==> flow/design.v <==
`timescale 1ns / 1ps
module AHB_MASTER(
                     input             Hclk,
                     input             Hresetn,
                     input [1:0]       Htrans,
                     input [31:0]      Haddr,
                     input [31:0]      Hwdata,
                     input [1:0]       Hburst,
                     input             Hwrite, Hsel, Hready,
                     output reg [31:0]  Haddr_temp,
                     output reg [31:0]  Hwdata_temp,
                     output reg        valid,
                     output reg        Hwrite_temp
                 );
parameter [1:0] IDLE     = 2'b00;
parameter [1:0] BUSY     = 2'b01;
parameter [1:0] ADDRESS  = 2'b10;
parameter [1:0] TRANSFER = 2'b11;
(*MARK_DEBUG = "TRUE"*)(*KEEP = "TRUE"*)reg [1:0] present_state;
(*MARK_DEBUG = "TRUE"*)(*KEEP = "TRUE"*)reg [1:0] next_state;
reg [31:0] addr;
reg [31:0] data;
reg [3:0] count;
reg [3:0] count_next;
always @(posedge Hclk) begin
    if (Hresetn == 1'b0) begin
        addr <= 'b0;
        data <= 'b0;
    end else begin
        if(present_state == ADDRESS || present_state == TRANSFER)
        begin
            addr <= Haddr;
            data <= Hwdata;
        end
    end
end
always @(posedge Hclk) begin
    if (Hresetn == 1'b0) begin
        present_state <= IDLE;
        count <= 4'd0;
    end else begin
        present_state <= next_state;
        count <= count_next;
    end
end
always @* begin
    count_next = count;
    case(present_state)
        IDLE: begin
            if (Hsel && Htrans == 2'b01) begin
                next_state = BUSY;
            end else if (Hsel && (Htrans == 2'b10 || Htrans == 2'b11) && Hready) begin
                next_state = ADDRESS;
            end else begin
                next_state = IDLE;
            end
        end
        BUSY: begin
            if (Hsel && Htrans == 2'b10 && Hready) begin
                next_state = ADDRESS;
            end else if ((Hsel && (Htrans == 2'b01)) || (!Hready)) begin
                next_state = BUSY;
            end else begin
                next_state = IDLE;
            end
        end
        ADDRESS: begin
            if (Hsel && (Htrans == 2'b10 || Htrans == 2'b11) && Hready) begin
                next_state = TRANSFER;
            end else if ((Hsel && (Htrans == 2'b01)) || (!Hready)) begin
                next_state = BUSY;
            end else begin
                next_state = IDLE;   
            end
        end
        TRANSFER: begin
            if (!Hsel || Htrans == 2'b00) begin
                next_state = IDLE;
            end else if ((Htrans == 2'b01) || (!Hready)) begin
                next_state = BUSY;
            end else begin
                case (Hburst)
                    2'b00: next_state = ADDRESS;
                    2'b01: next_state = TRANSFER;
                    2'b10: 
                    begin
                        if(count<=3)
                        begin
                            next_state = TRANSFER;
                            count_next = count+1'b1;
                        end
                        else begin
                            next_state = ADDRESS;
                            count_next = 4'd0;
                        end
                    end
                    2'b11: 
                    begin
                        if(count<=7)
                        begin
                            next_state = TRANSFER;
                            count_next = count+1'b1;
                        end
                        else begin
                            next_state = ADDRESS;
                            count_next = 4'd0;
                        end
                    end
                    default: next_state = IDLE;  
                endcase
            end
        end
        default: begin
            next_state = IDLE;  
        end
    endcase
end
always @(posedge Hclk) begin
    case(present_state)
        IDLE: begin
            valid <= 1'b0;
            Haddr_temp  <= 'b0;
            Hwdata_temp <= 'b0;
            Hwrite_temp <= 1'b0; 
        end
        BUSY: begin
            valid <= valid;
            Haddr_temp  <= Haddr_temp;
            Hwdata_temp <= Hwdata_temp;
            Hwrite_temp <= Hwrite_temp; 
        end
        ADDRESS: begin
            valid <= valid;
            Haddr_temp  <= addr;
            if(Hburst == 2'b00)
            begin
                Hwdata_temp <= data;
                Hwrite_temp <= Hwrite;
            end
            else
            begin
                Hwdata_temp <= Hwdata_temp;
                Hwrite_temp <= Hwrite_temp; 
           end
        end
        TRANSFER: begin
            case (Hburst)
                2'b00: begin
                    valid <= 1'b1;
                    Haddr_temp <= Haddr_temp;
                    Hwdata_temp <= data;
                    Hwrite_temp <= Hwrite; 
                end
                2'b01: begin
                    valid <= 1'b1;
                    Haddr_temp <= Haddr_temp + 1'b1;  
                    Hwdata_temp <= data;  
                    Hwrite_temp <= Hwrite;
                end
                2'b10: begin
                    if (Haddr_temp < (Haddr + 4)) begin
                        valid <= 1'b1;
                        Hwdata_temp <= data;
                        Haddr_temp <=  Haddr_temp + 1'b1;
                        Hwrite_temp <= Hwrite;
                    end else begin
                        valid <= 1'b1;
                        Hwdata_temp <= data;
                        Haddr_temp <=  addr;
                        Hwrite_temp <= Hwrite;
                    end
                end
                2'b11: begin
                    if (Haddr_temp < (Haddr + 8)) begin
                        valid <= 1'b1;
                        Hwdata_temp <= data;
                        Haddr_temp <= Haddr_temp + 1'b1;  
                        Hwrite_temp <= Hwrite;
                    end else begin
                        valid <= 1'b1;
                        Hwdata_temp <= data;
                        Haddr_temp <= addr;                
                        Hwrite_temp <= Hwrite;
                    end
                end
                default: begin
                    valid <= 1'b0;
                    Haddr_temp  <= 'b0;
                    Hwdata_temp <= 'b0;
                    Hwrite_temp <= 'b0; 
                end
            endcase
        end
    endcase
end
endmodule
`timescale 1ns / 1ps
module APB_SLAVE(
input Presetn,
input Pclk,
input [32:0] addr_temp,
input [31:0] data_temp,
input [31:0] Prdata,
input transfer,
input Pready,
output reg    Psel,
output reg [31:0] Paddr,
output reg [31:0] Pdata,
output reg [31:0] rdata_temp,
output reg Pwrite,
output reg Penable
);
reg [2:0] present_state, next_state;
parameter idle  = 2'b01;
parameter setup  = 2'b10;
parameter enable = 2'b11;
always@(posedge Pclk)
begin
  if(!Presetn)
     present_state <= idle;
  else
     present_state <= next_state;
end
always@(*)
begin
next_state = idle;
case(present_state)
idle:
   begin
     if(!transfer)
        next_state = idle;
     else
        next_state = setup;
   end
setup:
    begin      
     if(Psel)
     next_state = enable;
     else
     next_state = idle;
    end
enable:
    begin
     if(Psel)
       if(transfer)
         begin
           if(Pready)
             begin
             next_state = setup;
             end
           else 
             next_state = enable;
         end
     else
       next_state = idle;
   end    
endcase
end
always @(posedge Pclk)
begin
if(!Presetn)
begin
 Psel       <= 1'b0;
 Penable    <= 1'b0;
 Paddr      <= 32'b0;
 Pdata      <= 32'b0;
 rdata_temp <= 32'b0;
 Pwrite     <= 1'b0;
end
else
case(present_state)
idle:
begin
 Psel    <= 1'b1;
 Penable <= 1'b0;
end 
setup:
 Penable <= 1'b0;
enable:
     begin
     if(Psel)
       Penable <= 1'b1;
       if(transfer)
         begin
           if(Pready)
             begin
             Paddr <= addr_temp[31:0];
             Pwrite <= addr_temp[32];
              if(addr_temp[32])
               begin
                 Pdata  <= data_temp;
                 rdata_temp  <= 'b0;
               end
               else
               begin
                 Pdata  <= Pdata;
                 rdata_temp  <= Prdata;
               end  
             end 
             end
end
endcase
end
endmodule
module FIFO_SYNC #(
    parameter WIDTH = 32,
    parameter DEPTH = 16,
    parameter AW    = 4
)(
    input                  clk,
    input                  rst,
    input      [WIDTH-1:0] din,
    input                  wr_en,
    input                  rd_en,
    output reg [WIDTH-1:0] dout,
    output                 full,
    output                 empty
);
reg [WIDTH-1:0] mem [0:DEPTH-1];
reg [AW-1:0]    wptr;
reg [AW-1:0]    rptr;
reg [AW:0]      count;
wire do_wr = wr_en && !full;
wire do_rd = rd_en && !empty;
assign full  = (count == DEPTH);
assign empty = (count == 0);
always @(posedge clk) begin
    if (do_wr)
        mem[wptr] <= din;
end
always @(posedge clk) begin
    if (rst) begin
        wptr  <= {AW{1'b0}};
        rptr  <= {AW{1'b0}};
        count <= {(AW+1){1'b0}};
        dout  <= {WIDTH{1'b0}};
    end else begin
        if (do_wr)
            wptr <= wptr + 1'b1;
        if (do_rd) begin
            rptr <= rptr + 1'b1;
            dout <= mem[rptr];
        end
        case ({do_wr, do_rd})
            2'b10:   count <= count + 1'b1;
            2'b01:   count <= count - 1'b1;
            default: count <= count;
        endcase
    end
end
endmodule
`timescale 1ns / 1ps
module FIFO_CONTROL(
                     input Hclk,
                     input Hresetn,
                     input[31:0]  Haddr_temp,
                     input[31:0]  Hwdata_temp,
                     input       valid,
                     input       Hwrite_temp,
                     input       Pready,
                     output [31:0] data_temp,
                     output [32:0] addr_temp,
                     output transfer,
                     output full
    );
    wire resetn,empty_data, wr_en,rd_en,full_data,full_addr,empty_addr;
    wire [32:0] addr_in;
    FIFO_SYNC #(.WIDTH(32)) F1(
  .rst(resetn),                   
  .clk(Hclk),                
  .din(Hwdata_temp),                   
  .wr_en(wr_en),               
  .rd_en(rd_en),               
  .dout(data_temp),                 
  .full(full_data),                 
  .empty(empty_data)               
);
FIFO_SYNC #(.WIDTH(33)) F2 (
  .rst(resetn),                   
  .clk(Hclk),                
  .din(addr_in),                   
  .wr_en(wr_en),               
  .rd_en(rd_en),               
  .dout(addr_temp),                 
  .full(full_addr),                 
  .empty(empty_addr)               
);
assign full     =  full_data || full_addr;
assign transfer = (!empty_data && !empty_addr);
assign wr_en    =  valid && Hwrite_temp;
assign rd_en    =  transfer && Pready ;
assign addr_in  =  {Hwrite_temp, Haddr_temp};
assign resetn   = !Hresetn;
endmodule
`timescale 1ns / 1ps
module TOP_BRIDGE(
   input Hclk, Hresetn,
                     input [1:0]       Htrans,
                     input [31:0]       Haddr,
                     input [31:0]       Hwdata,
                     input [1:0]       Hburst,
                     input             Hwrite,
                     input             Hsel,
                     input             Pready,
                     input [31:0]      Prdata,
                     output Psel,
                     output [31:0] Paddr,
                     output [31:0] Pdata,
                     output [31:0] rdata_temp,
                     output Pwrite,
                     output Penable
    );
                    wire [31:0]  Haddr_temp;
                    wire [31:0]  Hwdata_temp;
                    wire         valid;
                    wire         Hwrite_temp;
                    wire [31:0]  data_temp;
                    wire [32:0]  addr_temp;
                    wire         transfer;
                    wire         full;
                    wire         Hready;
                    assign Hready = !full;
                    AHB_MASTER AS (
                      .Hclk(Hclk),
                      .Hresetn(Hresetn),
                      .Htrans(Htrans),
                      .Haddr(Haddr),
                      .Hwdata(Hwdata),
                      .Hburst(Hburst),
                      .Hwrite(Hwrite), 
                      .Hsel(Hsel), 
                      .Hready(Hready),
                      .Haddr_temp(Haddr_temp),
                      .Hwdata_temp(Hwdata_temp),
                      .valid(valid),
                      .Hwrite_temp(Hwrite_temp)
                    );  
                    FIFO_CONTROL FC (
                      .Hclk(Hclk), 
                      .Hresetn(Hresetn),
                      .Haddr_temp(Haddr_temp),
                      .Hwdata_temp(Hwdata_temp),
                      .valid(valid),
                      .Hwrite_temp(Hwrite_temp),
                      .Pready(Pready),
                     .data_temp(data_temp),
                     .addr_temp(addr_temp),
                     .transfer(transfer),
                     .full(full)
                    );
                    APB_SLAVE AM (
                    .Presetn(Hresetn),
                    .Pclk(Hclk),
                    .addr_temp(addr_temp),
                    .data_temp(data_temp),
                    .Prdata(Prdata),
                    .transfer(transfer),
                    .Pready(Pready),
                    .Psel(Psel),
                    .Paddr(Paddr),
                    .Pdata(Pdata),
                    .rdata_temp(rdata_temp),
                    .Pwrite(Pwrite),
                    .Penable(Penable)
                    );
endmodule
* Step by step through the tools: TOP_BRIDGE
What the tools print for TOP_BRIDGE, step after step.
Lines are those of the file above, counted from 1.
Cell names lack the library's common part.
Not given: -
- Design top :: TOP_BRIDGE
- Clock :: Hclk
- Cell library :: sky130hd
- Library corner :: tt_025C_1v80

* Word-level counts
Yosys after proc, flatten, opt, wreduce and memory -nomap, before mapping. Memory bits, and registers merged into a memory's read port (data or address), are not among the register bits. Print and check cells are not counted.
Memory sizes are those after Yosys's memory passes, which may raise the word count (mostly to a power of two), join words into wider ones and drop unused or constant bits.
- Input bits :: 105
- Memories :: 2
- Word-level cells :: 156
- Word width x clocked read ports :: 65
- Flip-flop bits (word level) :: 264
- Bits in writable memories :: 1040
- Equality and inequality tests :: 24
- Multiplexer cells :: 46
- $add $sub $neg :: 12
- Bitwise gates (word level) :: 2
- Reduce/logical cells :: 45
- Magnitude comparators :: 4
** Memory list
- FC.F2.mem :: depth 16, bits a word 33, read ports 1, write ports 1, RTL line 319 : reg [WIDTH-1:0] mem [0:DEPTH-1];
- FC.F1.mem :: depth 16, bits a word 32, read ports 1, write ports 1, RTL line 319
** Operators with widths (count)
- 32-bit parallel mux with 3-bit select :: 3
- 32-bit two-way mux :: 6
- 32-bit less-than comparator :: 2
- 33-bit two-way mux :: 1
- 32-bit by 1-bit adder with 32-bit output with constant B :: 1
- 32-bit by 3-bit adder with 32-bit output with constant B :: 1
- 32-bit by 4-bit adder with 32-bit output with constant B :: 1
- 4-bit two-way mux :: 7
- 4-bit by 1-bit adder with 4-bit output with constant B :: 5
- 5-bit parallel mux with 2-bit select :: 2
- 2-bit == test with constant B :: 8
- 2-bit parallel mux with 4-bit select :: 2
- 2-bit two-way mux :: 8
- 1-bit logical AND :: 12
- 2-bit by 1-bit == test with 1-bit output with constant B :: 5
- 2-bit inequality test with constant B :: 5
- 5-bit by 1-bit adder with 5-bit output with constant B :: 2
- 5-bit by 1-bit subtractor with 5-bit output with constant B :: 2
- 5-bit == test with constant B :: 2
- 5-bit zero test :: 2
- 1-bit two-way mux :: 10
- 3-bit parallel mux with 3-bit select :: 1
- 1-bit zero test :: 8
- 4-bit AND reduction :: 2
- 4-bit parallel mux with 2-bit select :: 1
- 1-bit logical OR :: 6
- 2-bit zero test :: 3
- 2-bit AND reduction :: 3
Not listed: further kinds 14, cells in them 22.

* Longest topological paths
Depth = most cells in a row (Yosys ltp): at word level without a register or memory, in the mapped netlist without a sequential cell, where the memories' decode and read muxes count.
- Word-level depth :: 7
- ABC_AREA :: 0
- Depth in mapped cells :: 18

* After synthesis
Source: synth_stat.txt of the flow (Yosys; design flattened, memories mapped). It holds for the ABC_AREA given above (unset counts as 0); a run with the other value may have another netlist.
The area totals of this step are shown rounded.
- Chip area (Yosys) :: 0.055 mm^2
- Sequential part of the area :: 0.0385 mm^2
- Mapped cells :: 3271
- Flip-flop cells :: 1371
** Cells by type
- edfxtp_1 :: count 1106, area in all 3.32E+04 um^2
- mux4_2 :: count 325, area in all 7319.52 um^2
- dfxtp_1 :: count 265, area in all 5.31E+03 um^2
- nand2_1 :: count 504, area in all 1.89E+03 um^2
- a21boi_0 :: count 153, area in all 1.15E+03 um^2
- ha_1 :: count 83, area in all 1.04E+03 um^2
- a21boi_1 :: count 80, area in all 600.576 um^2
- xnor2_1 :: count 60, area in all 525.504 um^2
- xor2_1 :: count 45, area in all 394.128 um^2
- and2_1 :: count 58, area in all 362.848 um^2
- clkbuf_1 :: count 94, area in all 352.838 um^2
- o2bb2ai_1 :: count 31, area in all 271.51 um^2
- buf_2 :: count 54, area in all 270.259 um^2
- nand3b_1 :: count 33, area in all 247.738 um^2
- nor2_1 :: count 63, area in all 236.477 um^2
- a21oi_1 :: count 39, area in all 195.187 um^2
- nand3_1 :: count 39, area in all 195.187 um^2
- nand4_1 :: count 26, area in all 162.656 um^2
Other cell types: 44; their cells: 213.
By module: a second synthesis without flattening, with its own total; a netlist apart from the flattened one above.
- Cell total of the unflattened synthesis :: 3354
- Area total of the unflattened synthesis :: 0.0563 mm^2
Each row is one instance without its submodules.
** Modules
- FIFO_SYNC (WIDTH=33) :: area 0.0218 mm^2, times used 1, cells 983, sequential area 0.0168 mm^2
- FIFO_SYNC (WIDTH=32) :: area 0.0216 mm^2, times used 1, cells 956, sequential area 0.0163 mm^2
- AHB_MASTER :: area 0.00867 mm^2, times used 1, cells 964, sequential area 0.00342 mm^2
- APB_SLAVE :: area 0.00425 mm^2, times used 1, cells 445, sequential area 0.00204 mm^2
- FIFO_CONTROL :: area 0.0000325 mm^2, times used 1, cells 5, sequential area 0 mm^2
- TOP_BRIDGE :: area 0.0000038 mm^2, times used 1, cells 1, sequential area 0 mm^2

* Worst setup path after synthesis
Source: OpenSTA report_checks on the synthesized netlist (no wires, ideal clock, input and output delay 20% of the period each), path of least setup slack; recovery checks are left aside. Register names are those of the netlist, which keeps one name where synthesis merged equal registers.
- Path type :: input -> register
- From :: in Haddr[3]
- To :: reg AS.Haddr_temp[0]
- Slack :: 563 ps
- Setup time :: 268 ps
- Buffers on the path :: 2
- Clock period :: 5000 ps
- Path delay :: 3436 ps
- Data required time :: 4732 ps
- Arrival time :: 4168 ps
- Stages on the path :: 18
- Period reached after synthesis :: 4437 ps
"path delay" is the arrival time less input delay plus setup time.
"stages on the path": output pins that drive a net of the path, with the launching flip-flop's if there is one; two outputs of one cell count as two.
"period reached after synthesis" is the clock period less the worst setup slack; recovery checks do not enter. This is arithmetic on one report: input and output delays are still those of the set period (20% each).
The rows between start and end are the longest chain of elaborated cells between them; the timing report does not say that the signal goes this way. Where chains are equally long, one stands for them.
Each line given opens the expression or statement behind the cell; cells for indexed reads and writes are added by Yosys, which also makes memories of some case tables.
At most two assigning lines are given for a register; there are more.
- Cell sequence :: ha_1 nand4_2 nor4_4 and4_4 and3_1 buf_4 and2_4 nand3_1 xor2_1 ha_1 nand4_1 nor3_1 a22o_1 o31a_1 o22ai_1 o21bai_2 buf_2 o2bb2ai_1
- Length of the longest elaborated chain :: 5
- Elaborated cells between the ends (all ways) :: 8
- RTL lines with such cells :: 4
- Classes of those cells :: add/sub (2); compare (2); mux (4)
** Ends and longest elaborated chain, post-synthesis
- start, declared :: RTL line 399 : input [31:0]       Haddr,
- 32-bit by 4-bit adder with 32-bit output :: RTL line 174 : if (Haddr_temp < (Haddr + 8)) begin
- 32-bit less-than comparator :: RTL line 174
- 32-bit two-way mux :: RTL line 174
- 32-bit parallel mux with 3-bit select :: RTL line 147 : case (Hburst)
- 32-bit parallel mux with 3-bit select :: RTL line 119 : case(present_state)
- end, assigned :: RTL line 128 : Haddr_temp  <= Haddr_temp;
- end, assigned :: RTL line 134 : Haddr_temp  <= addr;
- end, declared :: RTL line 10 : output reg [31:0]  Haddr_temp,

* Path in the finished layout
Path of least setup slack in the final report of stored run 1 (OpenROAD, finished layout, wires in). Where an end is a register, its clock arrival counts in the times.
The path's times are printed in steps of 10 ps; the period is the one set.
- Path type :: input -> register
- From :: in Haddr[3]
- To :: reg AS.Haddr_temp[10]
- Setup time :: 140 ps
- Data required time :: 3710 ps
- Buffers on the path :: 5
- Slack :: -500 ps
- Stages on the path :: 21
- Arrival time :: 4210 ps
- Clock period :: 3070 ps
The rows between start and end are the longest chain of elaborated cells between them; the timing report does not say that the signal goes this way. Where chains are equally long, one stands for them.
At most two assigning lines are given for a register; there are more.
- Cell sequence :: buf_8 ha_4 nand4_4 nor4_4 and4_4 and3_4 and2_4 nand4_1 xor2_1 ha_1 nand3_4 nor4_4 buf_4 nand2_2 o211ai_1 o22ai_2 buf_4 o21bai_4 buf_12 buf_8 o2bb2ai_2
- Length of the longest elaborated chain :: 5
- Elaborated cells between the ends (all ways) :: 8
- RTL lines with such cells :: 4
- Classes of those cells :: add/sub (2); compare (2); mux (4)
** Ends and longest elaborated chain, post-layout
- start, declared :: RTL line 399 : input [31:0]       Haddr,
- 32-bit by 4-bit adder with 32-bit output :: RTL line 174 : if (Haddr_temp < (Haddr + 8)) begin
- 32-bit less-than comparator :: RTL line 174
- 32-bit two-way mux :: RTL line 174
- 32-bit parallel mux with 3-bit select :: RTL line 147 : case (Hburst)
- 32-bit parallel mux with 3-bit select :: RTL line 119 : case(present_state)
- end, assigned :: RTL line 128 : Haddr_temp  <= Haddr_temp;
- end, assigned :: RTL line 134 : Haddr_temp  <= addr;
- end, declared :: RTL line 10 : output reg [31:0]  Haddr_temp,

## Implementation results

Record of 3 stored runs of the RTL-to-layout flow on TOP_BRIDGE, platform sky130hd. The runs are unordered. Constraints: input delay and output delay 20% of the set period each, output load 0.01 pF.
"clock period reached": clock period set for the run, less the worst setup slack. It is reckoned from that one timing run; input and output delays stay at 20% of the period that was set.
By "time of the worst setup path" is meant the share of the clock period that the worst setup path is allowed (20% is reserved at inputs, 20% at outputs), minus its slack. Clock arrival times at its registers enter into it.
"power" is the tool's figure for a default switching activity; nothing was simulated.
"time of the worst setup path" is given in steps of 10 ps.
The measured numbers are rounded.

** Stored run 1
- Settings :: ABC_AREA=0; CELL_PAD_IN_SITES_GLOBAL_PLACEMENT=1; CORE_MARGIN=5; CORE_UTILIZATION=24; CTS_CLUSTER_SIZE=85; GPL_ROUTABILITY_DRIVEN=0; MAX_ROUTING_LAYER=met4; MIN_ROUTING_LAYER=met1; PLACE_DENSITY=0.45; SLEW_MARGIN=10; TNS_END_PERCENT=60; period_ns=3.07; CAP_MARGIN=20
- Post-synthesis cell area :: 0.055 mm^2
- Clock period reached :: 3565 ps
- Setup slack of the worst path :: -495 ps
- Utilization :: 30.1 %
- Time of the worst setup path :: 2950 ps
- Critical path kind :: input -> register
- Worst hold slack in the final report :: 205 ps
- Post-route setup TNS :: -14100 ps
- Power :: 39000 uW
- Standard-cell area of the final layout :: 0.0685 mm^2
- Die size :: 0.239 mm^2

** Stored run 2
- Settings :: ABC_AREA=1; CELL_PAD_IN_SITES_DETAIL_PLACEMENT=1; CORE_MARGIN=8; CORE_UTILIZATION=40; PLACE_DENSITY_LB_ADDON=0.04; SLEW_MARGIN=25; period_ns=3.1; CAP_MARGIN=20
- Post-synthesis cell area :: 0.0564 mm^2
- Clock period reached :: 3120 ps
- Setup slack of the worst path :: -20 ps
- Utilization :: 48.7 %
- Time of the worst setup path :: 2500 ps
- Critical path kind :: input -> register
- Worst hold slack in the final report :: 247 ps
- Post-route setup TNS :: -56 ps
- Power :: 38800 uW
- Standard-cell area of the final layout :: 0.0685 mm^2
- Die size :: 0.153 mm^2

** Stored run 3
- Settings :: ABC_AREA=0; CAP_MARGIN=25; CORE_ASPECT_RATIO=0.56; CORE_MARGIN=10; CORE_UTILIZATION=38; CTS_CLUSTER_DIAMETER=155; GPL_ROUTABILITY_DRIVEN=0; GPL_TIMING_DRIVEN=0; MAX_ROUTING_LAYER=met5; MIN_ROUTING_LAYER=met1; PLACE_DENSITY_LB_ADDON=0.21; TNS_END_PERCENT=55; period_ns=7.85; SLEW_MARGIN=20
- Post-synthesis cell area :: 0.055 mm^2
- Clock period reached :: 6386 ps
- Setup slack of the worst path :: 1460 ps
- Utilization :: 45.5 %
- Time of the worst setup path :: 4820 ps
- Critical path kind :: input -> register
- Worst hold slack in the final report :: 450 ps
- Post-route setup TNS :: 0 ps
- Power :: 14300 uW
- Standard-cell area of the final layout :: 0.0655 mm^2
- Die size :: 0.161 mm^2
